==> flow/design.v <==
`timescale 1ns / 1ps 
`timescale 1ns / 1ps
 `timescale 1ns / 1ps 
module muldiv#(parameter XLEN = 32)
(
    input                   clk_i,
    input                   rst_i,
    input  [XLEN-1 : 0]     a_i,
    input  [XLEN-1 : 0]     b_i,
    input                   req_i,
    input  [ 2 : 0]         operation_sel_i,
    output reg [XLEN-1 : 0] muldiv_result_o,
    output reg              ready_o
);
function [XLEN-1 : 0] abs;
    input [XLEN-1 : 0] num;
    abs = num[XLEN-1] ? -num : num;
endfunction
wire operation_mul, operation_mulh, operation_mulhsu, operation_mulhu,
     operation_div, operation_divu, operation_rem, operation_remu;
assign operation_mul = (operation_sel_i == 3'b000);
assign operation_mulh = (operation_sel_i == 3'b001);
assign operation_mulhsu = (operation_sel_i == 3'b010);
assign operation_mulhu = (operation_sel_i == 3'b011);
assign operation_div = (operation_sel_i == 3'b100);
assign operation_divu = (operation_sel_i == 3'b101);
assign operation_rem = (operation_sel_i == 3'b110);
assign operation_remu = (operation_sel_i == 3'b111);
wire is_divider, is_a_zero, is_b_zero,
     is_a_neg, is_b_neg, signed_adjust, mul_overflow;
assign is_divider = operation_sel_i[2];
assign is_a_zero = (a_i == 32'b0);
assign is_b_zero = (b_i == 32'b0);
assign is_a_neg  = a_i[31] & (operation_mulh | operation_mulhsu | operation_div | operation_rem);
assign is_b_neg  = b_i[31] & (operation_mulh | operation_div | operation_rem);
assign signed_adjust = is_a_neg ^ is_b_neg;
assign mul_overflow   = (is_a_neg & (a_i[30: 0] == 31'b0));
wire [XLEN-1 : 0] op_a, op_b;
assign op_a = ( | is_a_neg)? abs(a_i) : a_i;
assign op_b = ( | is_b_neg)? abs(b_i) : b_i;
wire              is_calc_done;
reg  [XLEN-1 : 0] reg32;
reg  [XLEN*2 : 0] result;        
reg  [ 5 : 0]     cnt;
reg  [XLEN-1 : 0]   op_a_r, op_b_r;
reg  [XLEN*2-1 : 0] fast_result, mul0, mul1;
reg  [ 1 : 0]       fast_mul_counter;
assign is_calc_done = !(operation_mul | operation_mulh | operation_mulhsu |
                        operation_mulhu)? ~|cnt : & fast_mul_counter;
wire [XLEN-1 : 0] mull, mulh, quotient, remainder;
assign mull = result[31 : 0];
assign mulh = result[63 : 32];
assign quotient = result[31 : 0];
assign remainder = result[64 : 33];
localparam S_IDLE        = 3'b000,
           S_CALC        = 3'b001,
           S_SIGN_ADJUST = 3'b010,
           S_DONE        = 3'b011,
           S_STALL       = 3'b100;
reg [2 : 0] S, S_nxt;
always @(posedge clk_i)
begin
    if (rst_i)
        S <= S_IDLE;
    else
        S <= S_nxt;
end
always @(*)
begin
    case (S)
        S_IDLE:
            S_nxt = (req_i)? (is_a_zero | is_b_zero)? S_DONE : S_CALC : S_IDLE;
        S_CALC:
            S_nxt = (is_calc_done)? S_SIGN_ADJUST : S_CALC;
        S_SIGN_ADJUST:
            S_nxt = S_DONE;
        S_DONE:
            S_nxt = S_IDLE;
        default:
            S_nxt = S_IDLE;
    endcase
end
wire mul_add = result[0];
wire div_sub = (result[63: 32] >= reg32);
wire [32 : 0] adder_opa, adder_opb;
assign adder_opa = is_divider ? -reg32 : reg32;
assign adder_opb = result[63: 32];
wire [32 : 0] adder_tmp = adder_opa + adder_opb;
wire [64 : 0] result_tmp = {adder_tmp, result[31: 0]};
always @(posedge clk_i)
begin
    if (rst_i || ((S == S_IDLE) & req_i)) begin
        fast_result <= 32'b0;
        fast_mul_counter <= 2'b0; 
    end
    else begin
        op_a_r <= op_a;
        op_b_r <= op_b;
        mul0 <= op_a_r * op_b_r;
        mul1 <= mul0;
        fast_result <= mul1;
        fast_mul_counter <= (& fast_mul_counter)? fast_mul_counter : fast_mul_counter + 1;
    end
end
always @(posedge clk_i)
begin
    if ( (S == S_IDLE) & req_i)
    begin
        if (is_divider)
        begin                        
            if (is_b_zero)
            begin                    
                result[64: 33] <= a_i;
                result[32]  <= 1'b0;
                result[31: 0] <= {32{1'b1}};
            end
            else
            begin
                cnt <= 'd32;
                reg32 <= op_b;
                result <= {1'b0, 32'b0, op_a};   
            end
        end
        else
        begin                        
            if (is_a_zero | is_b_zero)
            begin
                result <= 65'b0;
            end
            else
            begin
                cnt <= 'd31;
                reg32 <= op_a;
                result <= {1'b0, 32'b0, op_b};   
            end
        end
    end
    else if (S == S_CALC)
    begin
        cnt <= cnt - 'd1;
        if (is_divider)
        begin
            result <= (div_sub)? {result_tmp[63 : 0], 1'b1} : {result[63 : 0], 1'b0};
        end
        else
        begin
            result <= (mul_add)? {1'b0, result_tmp[64 : 1]} : {1'b0, result[64 : 1]};
        end
    end
    else if (S == S_SIGN_ADJUST)
    begin
        if (is_divider)
        begin
            result[64: 33] <= (is_a_neg)? -remainder : remainder;
            result[31: 0] <= (signed_adjust)? -quotient : quotient;
        end
        else
        begin
            result <= (operation_mulh | operation_mulhu)? (signed_adjust)? -fast_result : fast_result
                    : (operation_mulhsu)? (is_a_neg)? -fast_result : fast_result : fast_result;
        end
    end
end
always @(posedge clk_i)
begin
    if (S == S_DONE || S == S_STALL)
        ready_o <= 1;
    else
        ready_o <= 0;
end
always @(posedge clk_i)
begin
    if (S == S_DONE)
        muldiv_result_o <= ( {32{operation_mul}} & mull)
                      | ( {32{operation_mulh | operation_mulhsu | operation_mulhu}} & mulh)
                      | ( {32{operation_div | operation_divu}} & quotient)
                      | ( {32{operation_rem | operation_remu}} & remainder)
                      ;
    else
        muldiv_result_o <= muldiv_result_o;
end
endmodule
# == Step by step through the tools: muldiv ==
# Tool output for the design above, in the order of the flow.
# Line numbers count from 1 in the design file above.
# Library cell names are shortened.
# A cell with n/a has no value.
# design
top_module,muldiv
clk_port,clk_i
cell_library,sky130hd
lib_corner,tt_025C_1v80

# == After elaboration ==
# Counts by Yosys on the flattened word-level netlist (proc, flatten, opt, wreduce; memories kept). Register bits leave out memories and registers merged into their read ports (data or address). Print and check cells are left out. Cells with the same type and inputs are merged into one.
# word_totals
regBits,397
output_inout_bits,33
# op_classes
add_sub_neg,9
mul,1
n_cmp,1
equal,18
mux,46
logic,24
n_reduce_logical,17
# ops
op,n
32-bit by 32-bit multiplier with 64-bit output,1
32-bit 2-to-1 mux,24
65-bit 2-to-1 mux,5
32-bit AND,4
32-bit negator,4
32-bit OR,3
64-bit negator with 65-bit output,1
32-bit logical NOT,2
64-bit 2-to-1 mux,1
32-bit negator with 33-bit output,1
33-bit by 32-bit adder with 33-bit output,1
33-bit 2-to-1 mux,1
32-bit >= comparator,1
6-bit 2-to-1 mux,5
3-bit equality test with constant B,5
1-bit OR,13
3-bit by 2-bit equality test with 1-bit output with constant B,4
2-bit AND reduction,4
4-bit by 1-bit != test with 1-bit output with constant B,2
3-bit by 1-bit equality test with 1-bit output with constant B,2
3-bit != test with constant B,2
3-bit logical NOT,2
3-bit AND reduction,2
6-bit by 1-bit subtractor with 6-bit output with constant B,1
6-bit OR reduction,1
2-bit parallel mux with 3-bit select,1
2-bit 2-to-1 mux,3
1-bit 2-to-1 mux,6
# Not listed: further kinds 9, cells in them 14.

# == Longest topological paths ==
# Longest topological path by Yosys (ltp), each cell counted once; first at word level (registers and memories cut), then after technology mapping (sequential cells cut; the memories' decode and read muxes count).
# logic_depth
depth_word,12
ABC_AREA,0
ltp_mapped,30
mapped_depth_nobuf,28

# == After synthesis ==
# Source: synth_stat.txt of the flow (Yosys; design flattened, memories mapped). It holds for the ABC_AREA given above (unset counts as 0); a run with the other value may have another netlist.
# Totals and module areas in this step are rounded.
# types
cell_type,n,type_area_um2
fa_1,897,1.8E+04
edfxtp_1,326,9.79E+03
ha_1,336,4.2E+03
and2_1,648,4.05E+03
inv_1,960,3.6E+03
nand2_1,680,2.55E+03
xnor2_1,175,1532.72
dfxtp_1,72,1.44E+03
a21oi_1,257,1.29E+03
clkbuf_1,337,1.26E+03
xor2_1,116,1.02E+03
o21ai_0,187,935.898
nor2_1,238,893.357
mux2i_1,71,710.682
a21o_1,59,442.925
nor3_1,63,315.302
mux4_2,12,270.259
o31ai_1,36,270.259
# Not listed: further types 63, cells in them 536.
# synth_totals
cell_count,6006
synth_area_um2,56360
sequential_area_um2,11230
ffs,398

# == Timing after synthesis ==
# Source: OpenSTA report_checks on the synthesized netlist (no wires, ideal clock, input and output delay 20% of the period each), path of least setup slack; recovery checks are left aside. Register names are those of the netlist, which keeps one name where synthesis merged equal registers.
# synth_path
kind,input to register
from,input req_i
to,register mul0[0]
period_ns,8.5
in_delay_ns,1.700
setup_ns,0.628
launch_ns,1.700
t_arrival_ns,7.398
t_required_ns,7.872
path_slack_ns,0.473
delay_ns,6.326
stages,4
n_path_buf,2
period_less_setup_slack_ns,8.027
# "delay_ns" is the arrival time less input delay plus setup time.
# "stages": output pins that drive a net of the path, with the launching flip-flop's if there is one; two outputs of one cell count as two.
# "period_less_setup_slack_ns" is the clock period less the worst setup slack; recovery checks do not enter. This is arithmetic on one report: input and output delays are still those of the set period (20% each).
# The rows between start and end are the longest chain of elaborated cells between them; the timing report does not say that the signal goes this way. Where chains are equally long, one stands for them.
# A line is the first line of the expression or statement that the cell stems from. Yosys adds cells for indexed reads and writes and turns some case tables into memories.
# synth_between
path_cell_list,and2_1 -> clkbuf_1 -> nor2_1 -> clkbuf_1
elab_chain_len,2
# synth_rtl
item,line_no,rtl
start: declaration,10,"input                   req_i,"
1-bit AND,92,if (rst_i || ((S == S_IDLE) & req_i)) begin
1-bit logical OR,92,
end: assignment,99,mul0 <= op_a_r * op_b_r;
end: declaration,46,"reg  [XLEN*2-1 : 0] fast_result, mul0, mul1;"

# == Path in the finished layout ==
# From the final timing report of job 1: the path of least setup slack in the routed layout; clock arrival at registers is part of the times.
# layout_path
kind,register to register
from,register op_b_r[8]
to,register mul0[63]
period_ns,8.5
setup_ns,0.25
launch_ns,0.60
t_arrival_ns,8.53
t_required_ns,8.83
path_slack_ns,0.30
stages,24
n_path_buf,1
# The rows between start and end are the longest chain of elaborated cells between them; the timing report does not say that the signal goes this way. Where chains are equally long, one stands for them.
# layout_between
path_cell_list,edfxtp_1 -> buf_4 -> and2_1 -> fa_1 -> fa_1 -> inv_1 -> fa_1 -> fa_1 -> inv_1 -> fa_1 -> fa_1 -> fa_1 -> fa_1 -> ha_1 -> a21oi_1 -> o21ai_0 -> a22oi_1 -> o2111a_1 -> o21a_1 -> o21ai_1 -> a311o_1 -> a31oi_1 -> o21ai_1 -> xnor2_1
elab_chain_len,1
# layout_rtl
item,line_no,rtl
start: declaration,45,"reg  [XLEN-1 : 0]   op_a_r, op_b_r;"
start: assignment,98,op_b_r <= op_b;
32-bit by 32-bit multiplier with 64-bit output,99,mul0 <= op_a_r * op_b_r;
end: assignment,99,
end: declaration,46,"reg  [XLEN*2-1 : 0] fast_result, mul0, mul1;"

# Flow measurements of muldiv on sky130hd: 6 stored runs with different settings, listed in no order. Input and output delays are each 20% of the period that was set; the output load is 0.01 pF.
# "clock_period_reached_ns" is the run's clock period less its worst setup slack. It is reckoned from that one timing run; input and output delays stay at 20% of the period that was set.
# Results are given in rounded form.
# Among the settings, n/a means not set for that run.
run,CORE_UTILIZATION,PLACE_DENSITY,period_ns,CAP_MARGIN,CORE_MARGIN,SLEW_MARGIN,CELL_PAD_IN_SITES_DETAIL_PLACEMENT,CELL_PAD_IN_SITES_GLOBAL_PLACEMENT,CTS_CLUSTER_DIAMETER,CTS_CLUSTER_SIZE,GPL_TIMING_DRIVEN,MAX_ROUTING_LAYER,SETUP_SLACK_MARGIN,GPL_ROUTABILITY_DRIVEN,util_pct,clock_period_reached_ns,timing.hold.ws_ns,synth_area_um2,setupTns_ns,dieArea_um2,stdcell_area_um2,fin_ws_ns
job 1,40,0.6,8.5,20,2,20,n/a,n/a,n/a,n/a,n/a,n/a,n/a,n/a,43.9,8.200,0.414,56360,0.000,143900,61280,0.300
job 2,40,0.6,8.5,20,8,15,2,2,359,88,0,met4,1.2,n/a,47.2,8.634,0.296,56360,-0.421,153200,66000,-0.134
job 3,40,0.6,4.97,20,2,20,n/a,n/a,n/a,n/a,n/a,n/a,n/a,n/a,48.8,7.607,0.392,56360,-113.7,143900,68160,-2.637
job 4,40,n/a,10.8,20,2,20,n/a,n/a,n/a,n/a,n/a,n/a,n/a,0,43.5,8.887,0.405,56360,0.000,143900,60780,1.913
job 5,40,0.6,8.33,20,2,20,n/a,n/a,n/a,n/a,n/a,n/a,n/a,n/a,44.2,8.013,0.402,56360,0.000,143900,61730,0.317
job 6,40,0.6,8.33,20,2,20,n/a,n/a,n/a,n/a,n/a,n/a,-0.2,n/a,44.0,8.177,0.403,56360,0.000,143900,61520,0.153
